==> flow/design.v <==
module mux4_1 #(parameter BIT_WIDTH = 32)
(
  input      [1:0]           sel,
  input      [BIT_WIDTH-1:0] in0,
  input      [BIT_WIDTH-1:0] in1,
  input      [BIT_WIDTH-1:0] in2,
  input      [BIT_WIDTH-1:0] in3,
  output reg [BIT_WIDTH-1:0] out 
);
always @(*) begin
  case (sel)
    2'b00: out = in0;
    2'b01: out = in1;
    2'b10: out = in2;
    2'b11: out = in3;
    default : out = 0;
  endcase
end
endmodule
module ALU(
  input  [31:0] a             ,   
  input  [31:0] b             ,   
  input  [3:0]  ALUSel        ,  
  output reg [31:0] alu_result,   
  output zero_flag             
  );
  parameter ALUadd  =  4'b0000;
  parameter ALUsub  =  4'b0001;
  parameter ALUsll  =  4'b0010;
  parameter ALUslt  =  4'b0011;
  parameter ALUsltu =  4'b0100;
  parameter ALUxor  =  4'b0101;
  parameter ALUsrl  =  4'b0110;
  parameter ALUsra  =  4'b0111;
  parameter ALUor   =  4'b1000;
  parameter ALUand  =  4'b1001;
  parameter ALUnop  =  4'b1111;
  assign zero_flag = (alu_result == 32'd0) ? 1'b1: 1'b0;
  always @(*)
    begin 
    case(ALUSel)
      ALUadd : alu_result = a + b;  
      ALUsub : alu_result = a - b;  
      ALUsll : alu_result = a << b[4:0];
      ALUslt : alu_result = $signed(a) < $signed(b);
      ALUsltu: alu_result = a < b;
      ALUxor : alu_result = a ^ b;
      ALUsrl : alu_result = a >> b[4:0];
      ALUsra : alu_result = ({32{a[31]}} << {6'd32 - {1'b0, a[4:0]}}) |
                (a >> b[4:0]);
      ALUor  : alu_result = a | b;
      ALUand : alu_result = a & b;
      ALUnop : alu_result = 0;
      default:alu_result = 0;  
    endcase
  end
endmodule
module Branch_Comparator
(
  input        BrUn    ,
  input  [31:0]ex_DataA,
  input  [31:0]ex_DataB,
  output  reg  BrEq    ,
  output  reg  BrLt     
);
always @(*) begin
  if (BrUn) begin
      BrEq = (ex_DataA == ex_DataB) ? 1'b1 : 1'b0;
      BrLt = (ex_DataA < ex_DataB) ? 1'b1 : 1'b0;
  end
  else begin
      BrEq = ($signed(ex_DataA) == $signed(ex_DataB)) ? 1'b1 : 1'b0;
      BrLt = ($signed(ex_DataA) <  $signed(ex_DataB)) ? 1'b1 : 1'b0;
  end
end
endmodule
module Imm_Gen (
  input     [31:0] inst       ,
  input     [2:0]  ImmSel     ,
  output reg[31:0] imm         
);
  always @(*) begin : proc_imm
    case (ImmSel)
      3'b000: imm = {{20{inst[31]}},inst[31:20]};
      3'b001: imm = {{20{inst[31]}},inst[31:25], inst[11:7]};
      3'b010: imm = {{20{inst[31]}}, inst[7], inst[30:25], inst[11:8], 1'b0};
      3'b011: imm = {{12{inst[31]}}, inst[19:12], inst[20], inst[30:21], 1'b0};
      3'b100: imm = {inst[31:12],12'b0};
      default : imm = 32'b0;
    endcase
  end
endmodule
module Control_Unit(
    input            clk    ,
    input            rst_n  ,
    input            BrEq   ,
    input            BrLT   ,
    input      [6:0] opcode ,
    input      [6:0] funct7 ,
    input      [2:0] funct3 ,
    output reg [2:0] ImmSel ,
    output reg [1:0] PCSel  ,
    output reg       BrUn   ,
    output reg       ASel   ,
    output reg       BSel   ,
    output reg       MemRW  ,
    output reg       RegWEn ,
    output reg [1:0] WBSel  ,
    output reg [3:0] ALUSel  
);
parameter ImmSelI = 3'b000;
parameter ImmSelS = 3'b001;
parameter ImmSelB = 3'b010;
parameter ImmSelJ = 3'b011;
parameter ImmSelU = 3'b100;
parameter ImmSelR = 3'b111;
parameter ALUadd  =  4'b0000;
parameter ALUsub  =  4'b0001;
parameter ALUsll  =  4'b0010;
parameter ALUslt  =  4'b0011;
parameter ALUsltu =  4'b0100;
parameter ALUxor  =  4'b0101;
parameter ALUsrl  =  4'b0110;
parameter ALUsra  =  4'b0111;
parameter ALUor   =  4'b1000;
parameter ALUand  =  4'b1001;
parameter ALUnop  =  4'b1111;
parameter NoP     = 7'b0000000;
parameter R       = 7'b0110011;
parameter addi    = 7'b0010011;
parameter lw      = 7'b0000011;
parameter sw      = 7'b0100011;
parameter SB      = 7'b1100011;
parameter jalr    = 7'b1100111;
parameter jal     = 7'b1101111;
parameter auipc   = 7'b0010111;
always @(*)
begin
    ImmSel      = ImmSelR;
    PCSel       = 0;
    BrUn        = 0;
    ASel        = 0;
    BSel        = 0;
    MemRW       = 0;
    RegWEn      = 0;
    WBSel       = 2'b00;
    ALUSel      = ALUnop;
    case(opcode)
    R:
        case(funct3)
        3'b000:
            case(funct7)
            7'b0000000:  
                begin
                    PCSel       = 0;  
                    ImmSel      = ImmSelR;
                    ASel        = 0;  
                    BSel        = 0;  
                    ALUSel      = ALUadd;
                    MemRW       = 0;  
                    RegWEn      = 1;
                    WBSel       = 2'b01;  
                end
            7'b0100000:  
                begin
                    PCSel       = 0;  
                    ImmSel      = ImmSelR;
                    ASel        = 0;  
                    BSel        = 0;  
                    ALUSel      = ALUsub;
                    MemRW       = 0;  
                    RegWEn      = 1;
                    WBSel       = 2'b01;  
                end
            endcase
        3'b001:  
            begin
                PCSel           = 0;  
                ImmSel          = ImmSelR;
                ASel            = 0;  
                BSel            = 0;  
                ALUSel          = ALUsll;
                MemRW           = 0; 
                RegWEn          = 1;
                WBSel           = 2'b01;  
            end
        3'b010:  
            begin
                PCSel           = 0;  
                ImmSel          = ImmSelR;
                ASel            = 0;  
                BSel            = 0;  
                ALUSel          = ALUslt;
                MemRW           = 0;  
                RegWEn          = 1;
                WBSel           = 2'b01;  
            end
        3'b011:  
            begin
                PCSel           = 0;  
                ImmSel          = ImmSelR;
                ASel            = 0;  
                BSel            = 0;  
                ALUSel          = ALUsltu;
                MemRW           = 0;  
                RegWEn          = 1;
                WBSel           = 2'b01;  
            end
        3'b100:  
            begin
                PCSel           = 0;  
                ImmSel          = ImmSelR;
                ASel            = 0;  
                BSel            = 0;  
                ALUSel          = ALUxor;
                MemRW           = 0;  
                RegWEn          = 1;
                WBSel           = 2'b01;  
            end
        3'b101:
            case(funct7)
            7'b0000000:  
                begin
                    PCSel       = 0;  
                    ImmSel      = ImmSelR;
                    ASel        = 0;  
                    BSel        = 0;  
                    ALUSel      = ALUsrl;
                    MemRW       = 0;  
                    RegWEn      = 1;
                    WBSel       = 2'b01;  
                end
            7'b0100000:  
                begin
                    PCSel       = 0;  
                    ImmSel      = ImmSelR;
                    ASel        = 0;  
                    BSel        = 0;  
                    ALUSel      = ALUsra;
                    MemRW       = 0;  
                    RegWEn      = 1;
                    WBSel       = 2'b01;  
                end
            endcase
        3'b110:  
            begin
                PCSel           = 0;  
                ImmSel          = ImmSelR;
                ASel            = 0;  
                BSel            = 0;  
                ALUSel          = ALUor;
                MemRW           = 0;  
                RegWEn          = 1;
                WBSel           = 2'b01;  
            end
        3'b111:  
            begin
                PCSel           = 0;  
                ImmSel          = ImmSelR;
                ASel            = 0;  
                BSel            = 0;  
                ALUSel          = ALUand;
                MemRW           = 0;  
                RegWEn          = 1;
                WBSel           = 2'b01;  
            end
        endcase
    addi:
        begin
            PCSel               = 0;  
            ImmSel              = ImmSelI;  
            ASel                = 0;  
            BSel                = 1;  
            ALUSel              = ALUadd;
            MemRW               = 0;  
            RegWEn              = 1;
            WBSel               = 2'b01;  
        end
    lw:
        begin
            PCSel               = 0;  
            ImmSel              = ImmSelI;  
            BrUn                = 1'b0;
            ASel                = 0;  
            BSel                = 1;  
            ALUSel              = ALUadd;
            MemRW               = 0;  
            RegWEn              = 1;
            WBSel               = 2'b00;  
            end
    sw:
        begin
            PCSel               = 0;  
            ImmSel              = ImmSelS;  
            BrUn                = 1'b0;
            ASel                = 0;  
            BSel                = 1;  
            ALUSel              = ALUadd;
            MemRW               = 1;  
            RegWEn              = 0;
            WBSel               = 2'b00;
            end
    SB:
        case(funct3)
        3'b000:  
            begin
                PCSel           = (BrEq) ? 1 : 0;  
                ImmSel          = ImmSelB;  
                ASel            = 1;  
                BSel            = 1;  
                ALUSel          = ALUadd;
                MemRW           = 0;  
                RegWEn          = 0;
                WBSel           = 2'b00;
            end
        3'b001:  
            begin
                PCSel           = (BrLT) ? 0 : 1;  
                ImmSel          = ImmSelB;  
                ASel            = 1;  
                BSel            = 1;  
                ALUSel          = ALUadd;
                MemRW           = 0;  
                RegWEn          = 0;
                WBSel           = 2'b00;
            end
        3'b100:  
            begin
                PCSel           = (BrLT) ? 1 : 0;  
                ImmSel          = ImmSelB;  
                BrUn            = 0;
                ASel            = 1;  
                BSel            = 1;  
                ALUSel          = ALUadd;
                MemRW           = 0; 
                RegWEn          = 0;
                WBSel           = 2'b00;
            end
        3'b101:  
            begin
                PCSel           = (BrLT) ? 1 : 0;  
                ImmSel          = ImmSelB;  
                BrUn            = 1;
                ASel            = 1;  
                BSel            = 1;  
                ALUSel          = ALUadd;
                MemRW           = 0;  
                RegWEn          = 0;
                WBSel           = 2'b00;
            end
        endcase
    jalr:
        begin
            PCSel               = 2;  
            ImmSel              = ImmSelI;  
            ASel                = 0;  
            BSel                = 1;  
            ALUSel              = ALUadd;
            MemRW               = 0;  
            RegWEn              = 1;
            WBSel               = 2'b10;  
        end
    jal:
        begin
            PCSel               = 2;  
            ImmSel              = ImmSelJ;  
            ASel                = 1;  
            BSel                = 1;  
            ALUSel              = ALUadd;
            MemRW               = 0;  
            RegWEn              = 1;
            WBSel               = 2'b10;  
        end
    auipc:
        begin
            PCSel               = 0;  
            ImmSel              = ImmSelU;  
            BrUn                = 1'b0;
            ASel                = 1;  
            BSel                = 1;  
            ALUSel              = ALUadd;
            MemRW               = 0;  
            RegWEn              = 1;
            WBSel               = 2'b01;  
        end
    default: ALUSel             = ALUnop;
    endcase
end
endmodule
module Forwarding_Unit(
      input  wire [4:0]  ex_rs1     ,
      input  wire [4:0]  ex_rs2     ,
      input  wire [4:0]  mem_rd     ,
      input  wire [4:0]  wb_rd      ,
      input              mem_RegWEn ,
      input              wb_RegWEn  ,
      input              mem_MemRW  ,
      output reg  [1:0]  ForwardASel,
      output reg  [1:0]  ForwardBSel 
  );
always @(*)
  begin
    if ((mem_RegWEn == 1)&&(mem_MemRW == 1)&&(mem_rd!=5'b00000)&&(mem_rd==ex_rs1))
      begin
        ForwardASel = 2'b10;
      end
    else
      begin
        ForwardASel = 2'b00;
      end
    if ((mem_RegWEn == 1)&&(mem_MemRW == 1)&&(mem_rd!= 5'b00000)&&(mem_rd==ex_rs2))
      begin
        ForwardBSel = 2'b10;
      end
    else
      begin
        ForwardBSel = 2'b00;
      end
    if ((wb_RegWEn == 1)&&(mem_MemRW == 0)&&(wb_rd!= 5'b00000)&&(wb_rd==ex_rs1))
      begin
        ForwardASel = 2'b01;
      end
    else
      begin
        ForwardASel = 2'b00;
      end
    if ((wb_RegWEn == 1)&&(mem_MemRW == 0)&&(wb_rd!= 5'b00000)&&(wb_rd==ex_rs2))
      begin
        ForwardBSel = 2'b01;
      end
    else
      begin
        ForwardBSel = 2'b00;
      end
  end
endmodule
module Hazard_Detection_Unit(
      input              clk            ,
      input              rst_n          ,
      input  wire[4:0]   id_rs1         ,
      input  wire[4:0]   id_rs2         ,
      input  wire[4:0]   ex_rd          ,
      input      [6:0]   opcode         ,
      input              ex_MemRW       ,
      output reg         PCWrite        ,
      output             Reg_IF_ID_Data  
);
parameter NoP     = 7'b0000000;
parameter R       = 7'b0110011;
parameter addi    = 7'b0010011;
parameter lw      = 7'b0000011;
parameter sw      = 7'b0100011;
parameter SB      = 7'b1100011;
parameter jalr    = 7'b1100111;
parameter jal     = 7'b1101111;
parameter auipc   = 7'b0010111;
  reg [1:0] cnt0    ;
  reg [1:0] cnt1    ;
  wire      cnt_en0 ;
  reg       cnt_en1 ;
  wire      PCWrite0;
  wire      PCWrite1;
  assign cnt_en0 = ((opcode == SB) || (opcode == jalr)) ? 1 : 0;
  assign PCWrite0= ((cnt0 == 1) || (cnt0 == 2)) ? 0 : 1;
  assign PCWrite1= (cnt1 == 1) ? 0 : 1;
  assign Reg_IF_ID_Data = ((cnt0 == 1) || (cnt0 == 2)) ? 0 : 1;
  always @(posedge clk or negedge rst_n) begin
    if(~rst_n) begin
      cnt0 <= 0;
    end else begin
      if (cnt_en0) begin
        if (cnt0 < 2) begin
          cnt0 <= cnt0 +1;
        end else cnt0 <= 0;
      end 
      else cnt0 <= 0;
    end
  end
  always @(posedge clk or negedge rst_n) begin
    if(~rst_n) begin
      cnt1 <= 0;
    end else begin
      if (cnt_en1) begin
        if (cnt1 < 1) begin
          cnt1 <= cnt1 +1;
        end else cnt1 <= 0;
      end 
      else cnt1 <= 0;
    end
  end
  always @(*) begin
    if((ex_MemRW == 0) && (ex_rd == id_rs1) && (ex_rd != 0)) begin
      cnt_en1          = 1;
    end
    else begin
      cnt_en1          = 0;
    end
    if((ex_MemRW == 0) && (ex_rd == id_rs2) && (ex_rd != 0)) begin
      cnt_en1          = 1;
    end
    else begin
      cnt_en1          = 0;
    end
  end
  always @(*) begin : proc_PCWrite
    if ((opcode == SB) || (opcode == jalr)) begin
      PCWrite = PCWrite0;
    end 
    else PCWrite = PCWrite1;
  end
endmodule
module Register_Array (
    input  wire               clk    ,
    input  wire               rst_n  ,
    input  wire               RegWEn ,
    input  wire [4:0]         AddrD  ,
    input  wire [31:0]        DataD  ,
    input  wire [4:0]         AddrA  ,
    output reg  [31:0]        DataA  ,
    input  wire [4:0]         AddrB  ,
    output reg  [31:0]        DataB   
);
    reg[31:0]  regs[0:31];
    always @ (posedge clk) begin
        if (!rst_n) begin
            regs[0]  <=0;
            regs [1] <=0;
            regs [2] <=0;
            regs [3] <=0;
            regs [4] <=0;
            regs [5] <=0;
            regs [6] <=0;
            regs [7] <=0;
            regs [8] <=0;
            regs [9] <=0;
            regs [10]<=0;
            regs [11]<=0;
            regs [12]<=0;
            regs [13]<=0;
            regs [14]<=0;
            regs [15]<=0;
            regs [16]<=0;
            regs [17]<=0;
            regs [18]<=0;
            regs [19]<=0;
            regs [20]<=0;
            regs [21]<=0;
            regs [22]<=0;
            regs [23]<=0;
            regs [24]<=0;
            regs [25]<=0;
            regs [26]<=0;
            regs [27]<=0;
            regs [28]<=0;
            regs [29]<=0;
            regs [30]<=0;
            regs [31]<=0;
        end
        else begin
            if (RegWEn && AddrD != 0) begin
                regs[AddrD] <= DataD;
            end
        end
    end
    always @ (*) begin
        if (!rst_n || AddrA == 0) begin
            DataA <= 0;
        end else if (!RegWEn && AddrA == AddrD) begin
            DataA <= DataD;
        end else begin
            DataA <= regs[AddrA];
        end
    end
    always @ (*) begin
        if (!rst_n || AddrB == 0) begin
            DataB <= 0;
        end else if (!RegWEn && AddrB == AddrD) begin
            DataB <= DataD;
        end else begin
            DataB <= regs[AddrB];
        end
    end
endmodule
module Reg_IF_ID (
  input  wire        clk    ,
  input  wire        rst_n  ,
  input  wire [31:0] if_pc  ,
  input  wire [31:0] if_inst,
  output reg  [31:0] id_pc  ,
  output reg  [31:0] id_inst 
);
  always @ (posedge clk or negedge rst_n) begin
    if (!rst_n) begin
      id_pc   <= 0;
      id_inst <= 0;
    end else begin
      id_pc   <= if_pc;
      id_inst <= if_inst;
    end
  end
endmodule  
module Reg_ID_EX (
  input  wire        clk        ,
  input  wire        rst_n      ,
  input  wire [31:0] id_inst    ,
  input  wire [31:0] id_pc      ,
  input  wire [31:0] id_DataA   ,
  input  wire [31:0] id_DataB   ,
  input  wire [4:0]  id_rd      ,
  input  wire [4:0]  id_rs1     ,
  input  wire [4:0]  id_rs2     ,
  input       [2:0]  id_ImmSel  ,
  input       [1:0]  id_PCSel   ,
  input              id_BrUn    ,
  input              id_ASel    ,
  input              id_BSel    ,
  input              id_MemRW   ,
  input              id_RegWEn  ,
  input       [1:0]  id_WBSel   ,
  input       [3:0]  id_ALUSel  ,
  input       [31:0] id_imm     ,
  output reg  [31:0] ex_inst    ,
  output reg  [31:0] ex_DataA   ,
  output reg  [31:0] ex_DataB   ,
  output reg  [31:0] ex_pc      ,
  output reg  [4:0]  ex_rd      ,
  output reg  [4:0]  ex_rs1     ,
  output reg  [4:0]  ex_rs2     ,
  output reg  [2:0]  ex_ImmSel  ,
  output reg  [31:0] ex_imm     ,
  output reg  [1:0]  ex_PCSel   ,
  output reg         ex_BrUn    ,
  output reg         ex_ASel    ,
  output reg         ex_BSel    ,
  output reg         ex_MemRW   ,
  output reg         ex_RegWEn  ,
  output reg  [1:0]  ex_WBSel   ,
  output reg  [3:0]  ex_ALUSel   
);
  always @ (posedge clk) begin
    if (!rst_n) begin
      ex_imm   <= 0;
      ex_inst  <= 0;
      ex_pc    <= 0;
      ex_DataA <= 0;
      ex_DataB <= 0;
      ex_PCSel <= 0;
      ex_BrUn  <= 0;
      ex_ASel  <= 0;
      ex_BSel  <= 0;
      ex_MemRW <= 0;
      ex_RegWEn<= 0;
      ex_rd    <= 0;
      ex_rs1   <= 0;
      ex_rs2   <= 0;
      ex_ALUSel<= 0;
      ex_ImmSel<= 0;
      ex_WBSel <= 0;
    end else if (1) begin
      ex_imm   <= id_imm   ;
      ex_inst  <= id_inst  ;
      ex_pc    <= id_pc    ;
      ex_DataA <= id_DataA ;
      ex_DataB <= id_DataB ;
      ex_PCSel <= id_PCSel ;
      ex_BrUn  <= id_BrUn  ;
      ex_ASel  <= id_ASel  ;
      ex_BSel  <= id_BSel  ;
      ex_MemRW <= id_MemRW ;
      ex_RegWEn<= id_RegWEn;
      ex_rd    <= id_rd    ;
      ex_rs1   <= id_rs1   ;
      ex_rs2   <= id_rs2   ;
      ex_ALUSel<= id_ALUSel;
      ex_ImmSel<= id_ImmSel;
      ex_WBSel <= id_WBSel ;
    end
  end
endmodule  
module Reg_EX_MEM (
  input  wire        clk        ,
  input  wire        rst_n      ,
  input  wire        ex_MemRW   ,
  input  wire        ex_RegWEn  ,
  input  wire [4:0]  ex_rd      ,
  input  wire [31:0] ex_pc      ,
  input  wire [31:0] ex_imm     ,
  input  wire [31:0] ex_DataB   ,
  input  wire [31:0] ex_ALU_out ,
  input  wire [1:0]  ex_WBSel   ,
  input  wire [4:0]  ex_rs2     ,
  output reg         mem_RegWEn ,
  output reg         mem_MemRW  ,
  output reg  [1:0]  mem_WBSel  ,
  output reg  [31:0] mem_imm    ,
  output reg  [4:0]  mem_rd     ,
  output reg  [4:0]  mem_rs2    ,
  output reg  [31:0] mem_ALU_out,
  output reg  [31:0] mem_DataB  ,
  output reg  [31:0] mem_pc      
);
  always @ (posedge clk) begin
    if (!rst_n) begin
      mem_RegWEn   <= 0;
      mem_pc       <= 0;
      mem_ALU_out  <= 0;
      mem_DataB    <= 0;
      mem_imm      <= 0;
      mem_MemRW    <= 0;
      mem_rd       <= 0;
      mem_WBSel    <= 0;
      mem_rs2      <= 0;
    end else if (1) begin
      mem_RegWEn   <= ex_RegWEn ;
      mem_pc       <= ex_pc     ;
      mem_ALU_out  <= ex_ALU_out;
      mem_DataB    <= ex_DataB  ;
      mem_imm      <= ex_imm    ;
      mem_MemRW    <= ex_MemRW  ;
      mem_rd       <= ex_rd     ;
      mem_WBSel    <= ex_WBSel  ;
      mem_rs2      <= ex_rs2    ;
    end
  end
endmodule  
module Reg_MEM_WB (
  input  wire        clk        ,
  input  wire        rst_n      ,
  input  wire        mem_RegWEn ,
  input  wire [4:0]  mem_rd     ,
  input  wire [31:0] mem_pc     ,
  input  wire [31:0] mem_imm    ,
  input  wire [31:0] mem_DataB  ,
  input  wire [31:0] mem_ALU_out,
  input  wire [31:0] mem_WBData ,
  output reg         wb_RegWEn  ,
  output reg  [31:0] wb_WBData  ,
  output reg  [4:0]  wb_rd      , 
  output reg  [31:0] wb_ALU_out , 
  output reg  [31:0] wb_DataB   , 
  output reg  [31:0] wb_pc      ,
  output reg  [31:0] wb_imm     
);
  always @ (posedge clk) begin
    if (!rst_n) begin
      wb_WBData   <= 0;
      wb_RegWEn   <= 0;
      wb_pc       <= 0;
      wb_ALU_out  <= 0;
      wb_DataB    <= 0;
      wb_imm      <= 0;
      wb_rd       <= 0;
    end
    else begin
      wb_WBData   <= mem_WBData ;
      wb_RegWEn   <= mem_RegWEn ;
      wb_pc       <= mem_pc     ;
      wb_ALU_out  <= mem_ALU_out;
      wb_DataB    <= mem_DataB  ;
      wb_imm      <= mem_imm    ;
      wb_rd       <= mem_rd     ;
    end
  end
endmodule  
module Reg_PC(
  input         clk             ,
  input         rst_n           ,
  input  [31:0] ALU_out         ,
  input  [31:0] jump_pc         ,
  input         PCWrite         , 
  input  [1:0]  PCSel           , 
  output [31:0] pc_next           
  );
  reg [31:0] pc_curr;
  wire[31:0] pc_plus_1;
  assign pc_plus_1 = pc_curr + 32'h0001;
  assign pc_next = PCWrite ? pc_curr : 0; 
  always @(posedge clk or negedge rst_n) begin : proc_pc
    if(~rst_n) begin
      pc_curr <= 0;
    end else begin
      if (PCWrite == 0) begin
        pc_curr <=  pc_curr;
      end
      else begin
        if (PCSel == 1) begin
          pc_curr <= ALU_out;
        end
        else begin
          if (PCSel == 0) begin
            pc_curr <= pc_plus_1;
          end
          else pc_curr <= jump_pc;
        end
      end
    end
  end
endmodule
module State_IF (
  input        clk         ,   
  input        rst_n       ,   
  input [31:0] ex_ALU_out  ,
  input        PCWrite     ,
  input [31:0] jump_pc     ,
  input [1:0]  PCSel       ,
  input [31:0] imem_rdata  ,
  output[31:0] instruction ,
  output[31:0] pc           
);
  wire [31:0] pc_next;
  assign pc = pc_next;
  Reg_PC Reg_PC_i
  (
  .clk         (clk        ),
  .rst_n       (rst_n      ),
  .ALU_out     (ex_ALU_out ),
  .jump_pc     (jump_pc    ),
  .PCWrite     (PCWrite    ),
  .PCSel       (PCSel      ),
  .pc_next     (pc_next    ) 
  );
  assign instruction = imem_rdata;
endmodule
module Execute_Unit(
  input        clk        ,
  input        rst_n      ,
  input        id_BrUn    ,
  input        id_ASel    ,
  input        id_BSel    ,
  input [31:0] ex_pc      ,
  input [31:0] mem_ALU_out,
  input [1:0]  ForwardASel, 
  input [1:0]  ForwardBSel, 
  input [31:0] ex_DataA   ,
  input [31:0] ex_DataB   ,
  input [31:0] imm        ,
  input [31:0] wb_WBData  ,
  input [3:0]  ex_ALUSel      ,
  output[31:0] ex_ALU_out     ,
  output       ex_BrEq        ,
  output       ex_BrLT        ,
  output[31:0] ex_ForwardDataB 
);
  wire [31:0] ALU_DataA   ;
  wire [31:0] ALU_DataB   ;
  wire [31:0] ForwardDataA;
  wire [31:0] ForwardDataB;
  wire zero_flag;
  assign ex_ForwardDataB = ForwardDataB;
  assign ALU_DataA = id_ASel ? ex_pc : ForwardDataA;
  assign ALU_DataB = id_BSel ? imm   : ForwardDataB;
  mux4_1 ForwardA_mux
  (
  .sel(ForwardASel ),
  .in0(ex_DataA    ),
  .in1(wb_WBData   ),
  .in2(mem_ALU_out ),
  .in3(32'd0       ),
  .out(ForwardDataA) 
  );
  mux4_1 ForwardB_mux
  (
  .sel(ForwardBSel ),
  .in0(ex_DataB    ),
  .in1(wb_WBData   ),
  .in2(mem_ALU_out ),
  .in3(32'd0       ),
  .out(ForwardDataB) 
  );
  Branch_Comparator Branch_Comparator_i
  (
  .BrUn       (id_BrUn    ),
  .ex_DataA   (ex_DataA   ),
  .ex_DataB   (ex_DataB   ),
  .BrEq       (ex_BrEq    ),
  .BrLt       (ex_BrLT    ) 
  );
  ALU ALU_Unit
  (
  .a          (ALU_DataA   ),
  .b          (ALU_DataB   ),
  .ALUSel     (ex_ALUSel   ),
  .alu_result (ex_ALU_out  ),
  .zero_flag  (zero_flag   ) 
  );
endmodule
module Risc_32_bit
(
  input         clk       ,
  input         rst_n     ,
  output [31:0] imem_addr ,
  input  [31:0] imem_rdata,
  output [31:0] dmem_addr ,
  output [31:0] dmem_wdata,
  output        dmem_we   ,
  input  [31:0] dmem_rdata
);
  parameter ImmSelI = 3'b000;
  parameter ImmSelS = 3'b001;
  parameter ImmSelB = 3'b010;
  parameter ImmSelJ = 3'b011;
  parameter ImmSelU = 3'b100;
  parameter ImmSelR = 3'b111;
  wire [31:0] if_inst;
  wire [31:0] if_pc  ;
  wire [31:0] id_pc    ;
  wire [6:0]  id_opcode;
  wire [31:0] id_inst  ;
  wire [4:0]  id_rd    ;
  wire [4:0]  id_rs1   ;
  wire [4:0]  id_rs2   ;
  wire [2:0]  id_funct3;
  wire [6:0]  id_funct7;
  wire [2:0]  id_ImmSel;
  wire [31:0] id_imm   ;
  wire [1:0]  id_PCSel ;
  wire        id_BrUn  ;
  wire        id_ASel  ;
  wire        id_BSel  ;
  wire        id_MemRW ;
  wire        id_RegWEn;
  wire [1:0]  id_WBSel ;
  wire [3:0]  id_ALUSel;
  wire [31:0] id_DataA ;
  wire [31:0] id_DataB ;
  wire [31:0] id_jump_pc;
  wire [31:0] ex_imm         ;
  wire        ex_we          ;
  wire [31:0] ex_DataA       ;
  wire [31:0] ex_DataB       ;
  wire [31:0] ex_pc          ;
  wire [4:0]  ex_rd          ;
  wire [4:0]  ex_rs1         ;
  wire [4:0]  ex_rs2         ;
  wire [2:0]  ex_ImmSel      ;
  wire        ex_BrEq        ;
  wire        ex_BrLT        ;
  wire [1:0]  ex_PCSel       ;
  wire        ex_BrUn        ;
  wire        ex_ASel        ;
  wire        ex_BSel        ;
  wire        ex_MemRW       ;
  wire        ex_RegWEn      ;
  wire [1:0]  ex_WBSel       ;
  wire [3:0]  ex_ALUSel      ;
  wire [31:0] ex_inst        ;
  wire [31:0] ex_ALU_out     ;
  wire [31:0] ex_ForwardDataB;
  wire        mem_RegWEn ;
  wire        mem_MemRW  ;
  wire [4:0]  mem_rd     ;
  wire [31:0] mem_imm    ;
  wire [31:0] mem_ALU_out;
  wire [31:0] mem_DataB  ;
  wire [31:0] mem_pc     ;
  wire [31:0] mem_WBData ;
  wire [1:0]  mem_WBSel  ;
  wire [4:0]  mem_rs2    ;
  wire        wb_RegWEn  ;
  wire [4:0]  wb_rd      ;
  wire [31:0] wb_ALU_out ;
  wire [31:0] wb_DataB   ;
  wire [31:0] wb_pc      ;
  wire [31:0] wb_WBData  ;
  wire [31:0] wb_imm     ;
  wire        PCWrite    ;
  wire        Reg_IF_ID_Data  ;
  wire [1:0]  ForwardASel;
  wire [1:0]  ForwardBSel;
  State_IF State_IF_if
  (
  .clk        (clk         ),
  .rst_n      (rst_n       ),
  .ex_ALU_out (ex_ALU_out  ),
  .PCWrite    (PCWrite     ),
  .jump_pc    (id_jump_pc  ),
  .PCSel      (id_PCSel    ),
  .imem_rdata (imem_rdata  ),
  .instruction(if_inst     ),
  .pc         (if_pc       ) 
  );
  assign imem_addr = if_pc;
  Reg_IF_ID Reg_IF_ID_i
  (
  .clk    (clk    ),
  .rst_n  (rst_n  ),
  .if_pc  (if_pc  ),
  .if_inst(if_inst),
  .id_pc  (id_pc  ),
  .id_inst(id_inst) 
  );
  assign id_opcode = id_inst[6:0];
  assign id_rd     = ((id_ImmSel != ImmSelS) || (id_ImmSel != ImmSelB)) ? id_inst[11:7] : 0;
  assign id_rs1    = ((id_ImmSel != ImmSelJ) || (id_ImmSel != ImmSelU)) ? id_inst[19:15]: 0;
  assign id_rs2    = ((id_ImmSel == ImmSelR) || (id_ImmSel == ImmSelB) || (id_ImmSel== ImmSelS)) ? id_inst[24:20] : 0; 
  assign id_funct3 = id_inst[14:12];
  assign id_funct7 = id_inst[31:25];
  assign id_jump_pc= (id_ImmSel == ImmSelB) ? (id_pc + id_imm) : 0;
  Control_Unit Control_Unit_i
  (
   .clk        (clk        ),
   .rst_n      (rst_n      ),
   .funct7     (id_funct7  ),
   .funct3     (id_funct3  ),
   .BrEq       (ex_BrEq    ),
   .BrLT       (ex_BrLT    ),
   .ImmSel     (id_ImmSel  ),
   .opcode     (id_opcode  ),
   .PCSel      (id_PCSel   ),
   .BrUn       (id_BrUn    ),
   .ASel       (id_ASel    ),
   .BSel       (id_BSel    ),
   .RegWEn     (id_RegWEn  ),
   .MemRW      (id_MemRW   ),
   .WBSel      (id_WBSel   ),
   .ALUSel     (id_ALUSel  ) 
  );
  Register_Array Register_Array_i
  (
  .clk          (clk       ),
  .rst_n        (rst_n     ),
  .RegWEn       (wb_RegWEn ),
  .AddrD        (wb_rd     ),
  .DataD        (wb_WBData ),
  .AddrA        (id_rs1    ),
  .AddrB        (id_rs2    ),
  .DataA        (id_DataA  ),
  .DataB        (id_DataB  ) 
  );
  Imm_Gen ImmGen_i
  (
  .inst       (id_inst    ),
  .ImmSel     (id_ImmSel  ),
  .imm        (id_imm     ) 
  );
  Reg_ID_EX Reg_ID_EX
  (
  .clk      (clk      ),
  .rst_n    (rst_n    ),
  .id_inst  (id_inst  ),
  .id_pc    (id_pc    ),
  .id_DataA (id_DataA ),
  .id_DataB (id_DataB ),
  .id_rd    (id_rd    ),
  .id_rs1   (id_rs1   ),
  .id_rs2   (id_rs2   ),
  .id_imm   (id_imm   ),
  .id_ImmSel(id_ImmSel),
  .id_PCSel (id_PCSel ),
  .id_BrUn  (id_BrUn  ),
  .id_ASel  (id_ASel  ),
  .id_BSel  (id_BSel  ),
  .id_MemRW (id_MemRW ),
  .id_RegWEn(id_RegWEn),
  .id_WBSel (id_WBSel ),
  .id_ALUSel(id_ALUSel),
  .ex_inst  (ex_inst  ),
  .ex_DataA (ex_DataA ),
  .ex_DataB (ex_DataB ),
  .ex_pc    (ex_pc    ),
  .ex_rd    (ex_rd    ),
  .ex_rs1   (ex_rs1   ),
  .ex_rs2   (ex_rs2   ),
  .ex_imm   (ex_imm   ),
  .ex_ImmSel(ex_ImmSel),
  .ex_PCSel (ex_PCSel ),
  .ex_BrUn  (ex_BrUn  ),
  .ex_ASel  (ex_ASel  ),
  .ex_BSel  (ex_BSel  ),
  .ex_MemRW (ex_MemRW ),
  .ex_RegWEn(ex_RegWEn),
  .ex_WBSel (ex_WBSel ),
  .ex_ALUSel(ex_ALUSel) 
  );
  Execute_Unit Execute_Unit_i
  (
  .clk            (clk            ),
  .rst_n          (rst_n          ),
  .id_BrUn        (ex_BrUn        ),
  .id_ASel        (ex_ASel        ),
  .id_BSel        (ex_BSel        ),
  .ex_pc          (ex_pc          ),
  .mem_ALU_out    (mem_ALU_out    ),
  .ForwardASel    (ForwardASel    ),
  .ForwardBSel    (ForwardBSel    ),
  .ex_DataA       (ex_DataA       ),
  .ex_DataB       (ex_DataB       ),
  .imm            (ex_imm         ),
  .wb_WBData      (wb_WBData      ),
  .ex_ALUSel      (ex_ALUSel      ),
  .ex_ALU_out     (ex_ALU_out     ),
  .ex_ForwardDataB(ex_ForwardDataB),
  .ex_BrEq        (ex_BrEq        ),
  .ex_BrLT        (ex_BrLT        ) 
  );
  Reg_EX_MEM Reg_EX_MEM
  (
  .clk        (clk        ),
  .rst_n      (rst_n      ),
  .ex_RegWEn  (ex_RegWEn  ),
  .ex_imm     (ex_imm     ),
  .ex_MemRW   (ex_MemRW   ),
  .ex_rd      (ex_rd      ),
  .ex_rs2     (ex_rs2     ),
  .ex_pc      (ex_pc      ),
  .ex_DataB   (ex_DataB   ),
  .ex_ALU_out (ex_ALU_out ),
  .ex_WBSel   (ex_WBSel   ),
  .mem_imm    (mem_imm    ),
  .mem_RegWEn (mem_RegWEn ),
  .mem_MemRW  (mem_MemRW  ),
  .mem_rd     (mem_rd     ),
  .mem_rs2    (mem_rs2    ),
  .mem_ALU_out(mem_ALU_out),
  .mem_DataB  (mem_DataB  ),
  .mem_pc     (mem_pc     ),
  .mem_WBSel  (mem_WBSel  ) 
  );
  wire [31:0] DataB_out;
  assign dmem_addr  = mem_ALU_out;
  assign dmem_wdata = ex_ForwardDataB;
  assign dmem_we    = mem_MemRW;
  assign DataB_out  = (mem_MemRW == 0) ? dmem_rdata : 32'd0;
  Reg_MEM_WB Reg_MEM_WB_i
  (
  .clk        (clk        ),
  .rst_n      (rst_n      ),
  .mem_RegWEn (mem_RegWEn ),
  .mem_rd     (mem_rd     ),
  .mem_pc     (mem_pc     ),
  .mem_imm    (mem_imm    ),
  .mem_WBData (mem_WBData ),
  .mem_DataB  (DataB_out  ),  
  .mem_ALU_out(mem_ALU_out),
  .wb_imm     (wb_imm     ),
  .wb_RegWEn  (wb_RegWEn  ),
  .wb_rd      (wb_rd      ),
  .wb_ALU_out (wb_ALU_out ),
  .wb_DataB   (wb_DataB   ),
  .wb_WBData  (wb_WBData  ),
  .wb_pc      (wb_pc      ) 
  );
  wire [31:0] mem_pc_plus_1 = mem_pc + 32'h0001;
  mux4_1 WBMux_i
  (
  .sel(mem_WBSel    ),
  .in0(DataB_out    ),
  .in1(mem_ALU_out  ),
  .in2(mem_pc_plus_1),
  .in3(32'd0        ),
  .out(mem_WBData    ) 
  );
  Hazard_Detection_Unit Hazard_Detection_Unit_i
  (
  .clk            (clk           ),
  .rst_n          (rst_n         ),
  .opcode         (id_opcode     ),
  .id_rs1         (id_rs1        ),
  .id_rs2         (id_rs2        ),
  .ex_rd          (ex_rd         ),
  .ex_MemRW       (ex_MemRW      ),
  .PCWrite        (PCWrite       ),
  .Reg_IF_ID_Data (Reg_IF_ID_Data) 
  );
  Forwarding_Unit Forwarding_Unit_i
  (
  .ex_rs1     (ex_rs1     ),
  .ex_rs2     (ex_rs2     ),
  .mem_rd     (mem_rd     ),
  .wb_rd      (wb_rd      ),
  .mem_RegWEn (mem_RegWEn ),
  .wb_RegWEn  (wb_RegWEn  ),
  .mem_MemRW  (mem_MemRW  ),
  .ForwardASel(ForwardASel),
  .ForwardBSel(ForwardBSel) 
  );
endmodule
; Step by step through the tools: Risc_32_bit
; What the tools print for Risc_32_bit, step after step.
; Lines are those of the file above, counted from 1.
; Operators: Yosys type, input widths -> output width; for muxes data width and select width s.
; Library cell names are shortened.
; The mark n/a stands for no value.
[setup]
design = Risc_32_bit
clock_port = clk
library = sky130hd
pvt_corner = tt_025C_1v80

; Elaborated design
; Yosys after proc, flatten, opt, wreduce and memory -nomap, before mapping. Enables and synchronous resets that opt folds into registers are not counted as muxes. Memory bits, and registers merged into a memory's read port (data or address), are not among the register bits. Print and check cells are not counted.
; Yosys's memory passes give these memory sizes; they may raise the number of words (mostly to a power of two), join words into wider ones and drop unused or constant bits.
[word_totals]
regBits = 365
mem_bits_rw = 1024
mem_count = 1
in_bits = 66
output_inout_bits = 97
word_cells = 220
[memory_table]
columns = name, size, width, line_no
row1 = Register_Array_i.regs, 32, 32, 523  ; reg[31:0]  regs[0:31];
[classes]
n_addsub = 8
cmp = 6
n_eq = 54
n_shift = 3
n_mux = 66
bitwise = 7
n_reduce_logical = 47
[op_table]
columns = operator, count
row1 = $pmux 32 s4, 3
row2 = $mux 32, 11
row3 = $pmux 32 s10, 1
row4 = $pmux 32 s5, 1
row5 = $lt 32x32->1, 4
row6 = $add 32x1->32 const B, 2
row7 = $add 32x32->32, 2
row8 = $eq 32x32->1, 2
row9 = $or 32x32->32, 2
row10 = $sub 32x32->32, 1
row11 = $and 32x32->32, 1
row12 = $xor 32x32->32, 1
row13 = $shl 32x5->32, 1
row14 = $shr 32x5->32, 1
row15 = $shl 32x6->32, 1
row16 = $pmux 4 s8, 1
row17 = $eq 5x5->1, 5
row18 = $mux 1, 24
row19 = $eq 7x6->1 const B, 3
row20 = $eq 7x7->1 const B, 3
row21 = $mux 5, 4
row22 = $eq 3x3->1 const B, 6
row23 = $pmux 3 s6, 1
row24 = $pmux 2 s3, 3
row25 = $reduce_or 2->1, 8
row26 = $eq 4x3->1 const B, 4
row27 = $pmux 4 s2, 2
row28 = $eq 7x5->1 const B, 2
; Other operator kinds: 40; their cells: 91.

; Longest topological paths
; Yosys ltp: most cells in a row. Word level: on the elaborated netlist, between registers, memories and ports. Mapped: between sequential cells and ports; inverters and the memories' decode and read muxes count.
[logic_depth]
ltp_word = 13
ABC_AREA = 0
ltp_mapped = 25
ltp_nobuf = 20

; Synthesis result
; Yosys stat after the flow's synthesis: flattened, memories mapped to cells. It holds for the ABC_AREA given above (unset counts as 0); a run with the other value may have another netlist.
; The area totals of this step are shown rounded.
[mapped]
cells = 7082
synth_area_um2 = 78600
seqArea_um2 = 38700
ff_cells = 1395
n_buf = 671
[types]
columns = cell_type, count, type_area_um2
row1 = edfxtp_1, 1024, 3.07E+04
row2 = mux4_2, 326, 7.34E+03
row3 = and2_1, 1105, 6912.88
row4 = dfxtp_1, 271, 5.43E+03
row5 = dfrtp_1, 100, 2502.4
row6 = mux2i_1, 240, 2.4E+03
row7 = nand2_1, 605, 2.27E+03
row8 = clkbuf_1, 572, 2.15E+03
row9 = ha_1, 135, 1689.12
row10 = mux2_2, 148, 1.67E+03
row11 = nor2_1, 355, 1.33E+03
row12 = a21oi_1, 259, 1.3E+03
row13 = o221ai_1, 136, 1.19E+03
row14 = o21ai_0, 201, 1.01E+03
row15 = nand3_1, 199, 995.955
row16 = a311oi_1, 85, 744.464
row17 = inv_1, 173, 649.373
row18 = nor3_1, 128, 640.614
; Other cell types: 80; their cells: 1020.
; The figures by module come from a second, unflattened synthesis with its own total; it is not the netlist above.
[unflattened]
hier_cells = 7732
hier_area_um2 = 92000
; Rows give one instance, submodules left out.
[modules]
columns = mod, instances, cells, area_um2, seq_area_um2
row1 = Register_Array, 1, 3869, 55100, 30700
row2 = ALU, 1, 1425, 10100, 0.0
row3 = Reg_ID_EX, 1, 403, 5260, 3820
row4 = Reg_MEM_WB, 1, 350, 4550, 3320
row5 = Reg_EX_MEM, 1, 299, 3860, 2840
row6 = Risc_32_bit, 1, 449, 2960, 0.0
row7 = Reg_PC, 1, 325, 2560, 801
row8 = mux4_1, 3, 39, 815, 0.0
row9 = Reg_IF_ID, 1, 64, 1600, 1600
row10 = Execute_Unit, 1, 73, 1090, 0.0
row11 = Branch_Comparator, 1, 114, 808, 0.0
row12 = Control_Unit, 1, 84, 572, 0.0
row13 = Imm_Gen, 1, 73, 494, 0.0
row14 = Hazard_Detection_Unit, 1, 35, 323, 100
; Modules not listed: 2.

; Worst setup path after synthesis
; Path of least setup slack by OpenSTA after synthesis, without wires, with an ideal clock, recovery checks aside; 20% of the period is set as input and as output delay. Where synthesis merged equal registers, the netlist keeps one of their names.
[synth_path]
path_kind = register to register
from = register Reg_MEM_WB_i.wb_rd[3]
to = register State_IF_if.Reg_PC_i.pc_curr[29]
clock_period_ns = 8.5
setup_ns = 0.118
t_first_pin_ns = 0.000
t_arrival_ns = 5.785
t_required_ns = 8.382
slack_ns = 2.597
delay_ns = 5.903
path_stages = 22
path_buffers = 4
synth_period_reached_ns = 5.903
; "delay_ns" is the arrival time less input delay plus setup time.
; "path_stages" counts driving pins, that of a launching flip-flop among them; a cell with two outputs on the path counts twice.
; "synth_period_reached_ns" = period - worst setup slack (recovery checks aside). The figure is calculated, with input and output delays left at 20% of the set period.
; At most two assigning lines are given for a register; there are more.
[synth_between]
cell_sequence = dfxtp_1 or3_1 buf_2 o311a_1 nand2_1 clkbuf_1 buf_1 mux2_2 mux2_2 ha_1 clkbuf_1 or4_1 nor4_1 nand2_1 o31a_1 o211ai_1 a311oi_1 o31a_1 o31ai_1 mux2i_1 or4_1 a21o_1
cells_between = 32
classes_between = 3 x add/sub; 8 x eq/ne; 3 x shift; 8 x mux; 4 x logic; 6 x reduce/logical
[synth_rtl]
columns = item, line_no
row1 = "start, declared", 738  ; output reg  [4:0]  wb_rd      ,
row2 = "start, assigned", 752  ; wb_rd       <= 0;
row3 = "start, assigned", 761  ; wb_rd       <= mem_rd     ;
row4 = "end, assigned", 783  ; pc_curr <=  pc_curr;
row5 = "end, assigned", 787  ; pc_curr <= ALU_out;
row6 = "end, declared", 774  ; reg [31:0] pc_curr;
; No chain of elaborated cells between the ends is given.
; Nets of the timed path that keep an RTL name, with a line that drives or declares them; the list need not be complete.
[synth_nets]
columns = signal, line_no
row1 = dmem_wdata[16], 11  ; case (sel)

; Timing after layout
; Path of least setup slack in the final report of flow run B (OpenROAD, finished layout, wires in). Where an end is a register, its clock arrival counts in the times.
[layout_path]
path_kind = register to register
from = register Reg_MEM_WB_i.wb_rd[3]
to = register State_IF_if.Reg_PC_i.pc_curr[20]
clock_period_ns = 8.5
setup_ns = 0.11
t_first_pin_ns = 0.82
t_arrival_ns = 8.40
t_required_ns = 9.16
slack_ns = 0.76
path_stages = 19
path_buffers = 1
; The rows between start and end are the longest chain of elaborated cells between them; the timing report does not say that the signal goes this way. Where chains are equally long, one stands for them.
; A line is the first line of the expression or statement that the cell stems from. Yosys adds cells for indexed reads and writes and turns some case tables into memories.
; At most two assigning lines are given for a register; there are more.
[layout_between]
cell_sequence = dfxtp_1 or3_1 o311a_1 buf_4 nand2_2 a211oi_2 inv_1 fa_1 o21bai_1 a21oi_1 o31ai_1 a41o_1 a31oi_1 o21ba_2 a221oi_1 o32ai_1 nor4_1 o32ai_1 a22o_1
elab_chain_cells = 12
cells_between = 32
classes_between = 3 x add/sub; 8 x eq/ne; 3 x shift; 8 x mux; 4 x logic; 6 x reduce/logical
[layout_rtl]
columns = item, line_no
row1 = "start, declared", 738  ; output reg  [4:0]  wb_rd      ,
row2 = "start, assigned", 752  ; wb_rd       <= 0;
row3 = "start, assigned", 761  ; wb_rd       <= mem_rd     ;
row4 = $reduce_bool 5->1, 419  ; if ((wb_RegWEn == 1)&&(mem_MemRW == 0)&&(wb_rd!= 5'b00000)&&(wb_rd==ex_rs1))
row5 = $logic_and 1x1->1 (2 in a row), 419
row6 = $mux 1, 419
row7 = $eq 1x2->1, 11  ; case (sel)
row8 = $pmux 32 s4, 11
row9 = $mux 32, 850  ; assign ALU_DataA = id_ASel ? ex_pc : ForwardDataA;
row10 = $sub 6x5->6, 49  ; ALUsra : alu_result = ({32{a[31]}} << {6'd32 - {1'b0, a[4:0]}}) |
row11 = $shl 32x6->32, 49
row12 = $or 32x32->32, 49
row13 = $pmux 32 s10, 41  ; case(ALUSel)
row14 = $mux 32, 786  ; if (PCSel == 1) begin
row15 = "end, assigned", 783  ; pc_curr <=  pc_curr;
row16 = "end, assigned", 787  ; pc_curr <= ALU_out;
row17 = "end, declared", 774  ; reg [31:0] pc_curr;

; Stored flow runs of Risc_32_bit (6 of them; Yosys, OpenROAD, sky130hd). They differ in their settings and are not a sequence. Constraints: input delay and output delay 20% of the set period each, output load 0.01 pF.
; "achieved_clock_period_ns": clock period set for the run, less the worst setup slack. It is reckoned from that one timing run; input and output delays stay at 20% of the period that was set.
; "worst_path_time_ns": the worst setup path's part of the clock period (all of it between registers, 20% less for each end at a port) less its slack. A launch clock that arrives late makes it longer, a capture clock that arrives late makes it shorter.
; "totalPower_uw": no workload was simulated; the value follows from the tool's default switching activity.
; Results are given in rounded form.

[flow run A: settings]
ABC_AREA = 1
CAP_MARGIN = 30
CELL_PAD_IN_SITES_DETAIL_PLACEMENT = 1
CELL_PAD_IN_SITES_GLOBAL_PLACEMENT = 2
CORE_UTILIZATION = 40
CTS_CLUSTER_DIAMETER = 133
CTS_CLUSTER_SIZE = 15
GPL_TIMING_DRIVEN = 0
HOLD_SLACK_MARGIN = 0.03
MAX_ROUTING_LAYER = met5
MIN_ROUTING_LAYER = met2
SETUP_SLACK_MARGIN = 0.44
SLEW_MARGIN = 15
TNS_END_PERCENT = 50
period_ns = 8.5
CORE_MARGIN = 2
[flow run A: results]
outcome = no results, routing failed with GRT-0116

[flow run B: settings]
CORE_UTILIZATION = 40
period_ns = 8.5
CAP_MARGIN = 20
CORE_MARGIN = 2
SLEW_MARGIN = 20
[flow run B: results]
total_negative_slack_ns = 0.000
timing.setup.ws_ns = 0.757
layout_stdcell_area_um2 = 88800
synthesis_area_um2 = 78600
final_util_frac = 0.456
design.die.area_um2 = 200000
achieved_clock_period_ns = 7.743
worst_path_time_ns = 7.74
timing.worst_path_kind = register to register
totalPower_uw = 17800

[flow run C: settings]
CORE_UTILIZATION = 40
SETUP_SLACK_MARGIN = 1.47
period_ns = 7.85
CAP_MARGIN = 20
CORE_MARGIN = 2
SLEW_MARGIN = 20
[flow run C: results]
total_negative_slack_ns = 0.000
timing.setup.ws_ns = 1.65
layout_stdcell_area_um2 = 89000
synthesis_area_um2 = 78600
final_util_frac = 0.456
design.die.area_um2 = 200000
achieved_clock_period_ns = 6.203
worst_path_time_ns = 6.20
timing.worst_path_kind = register to register
totalPower_uw = 19200

[flow run D: settings]
CORE_UTILIZATION = 18
period_ns = 7.85
CAP_MARGIN = 20
CORE_MARGIN = 2
SLEW_MARGIN = 20
[flow run D: results]
total_negative_slack_ns = 0.000
timing.setup.ws_ns = 0.791
layout_stdcell_area_um2 = 92800
synthesis_area_um2 = 78600
final_util_frac = 0.214
design.die.area_um2 = 442000
achieved_clock_period_ns = 7.059
worst_path_time_ns = 7.06
timing.worst_path_kind = register to register
totalPower_uw = 19200

[flow run E: settings]
ABC_AREA = 0
CORE_ASPECT_RATIO = 0.66
CORE_MARGIN = 4
CORE_UTILIZATION = 25
CTS_CLUSTER_DIAMETER = 291
GPL_ROUTABILITY_DRIVEN = 1
MAX_ROUTING_LAYER = met4
MIN_ROUTING_LAYER = met2
PLACE_DENSITY_LB_ADDON = 0.06
SLEW_MARGIN = 25
TNS_END_PERCENT = 55
period_ns = 5.11
CAP_MARGIN = 20
[flow run E: results]
total_negative_slack_ns = -12.7
timing.setup.ws_ns = -0.738
layout_stdcell_area_um2 = 102000
synthesis_area_um2 = 78600
final_util_frac = 0.327
design.die.area_um2 = 324000
achieved_clock_period_ns = 5.848
worst_path_time_ns = 5.85
timing.worst_path_kind = register to register
totalPower_uw = 34300

[flow run F: settings]
ABC_AREA = 0
CELL_PAD_IN_SITES_DETAIL_PLACEMENT = 1
CORE_ASPECT_RATIO = 0.74
CORE_MARGIN = 7
CORE_UTILIZATION = 40
CTS_CLUSTER_DIAMETER = 81
CTS_CLUSTER_SIZE = 86
PLACE_DENSITY_LB_ADDON = 0.29
SETUP_SLACK_MARGIN = 1.17
period_ns = 4.79
CAP_MARGIN = 20
SLEW_MARGIN = 20
[flow run F: results]
total_negative_slack_ns = -24.3
timing.setup.ws_ns = -0.882
layout_stdcell_area_um2 = 95100
synthesis_area_um2 = 78600
final_util_frac = 0.489
design.die.area_um2 = 209000
achieved_clock_period_ns = 5.672
worst_path_time_ns = 5.67
timing.worst_path_kind = register to register
totalPower_uw = 28700
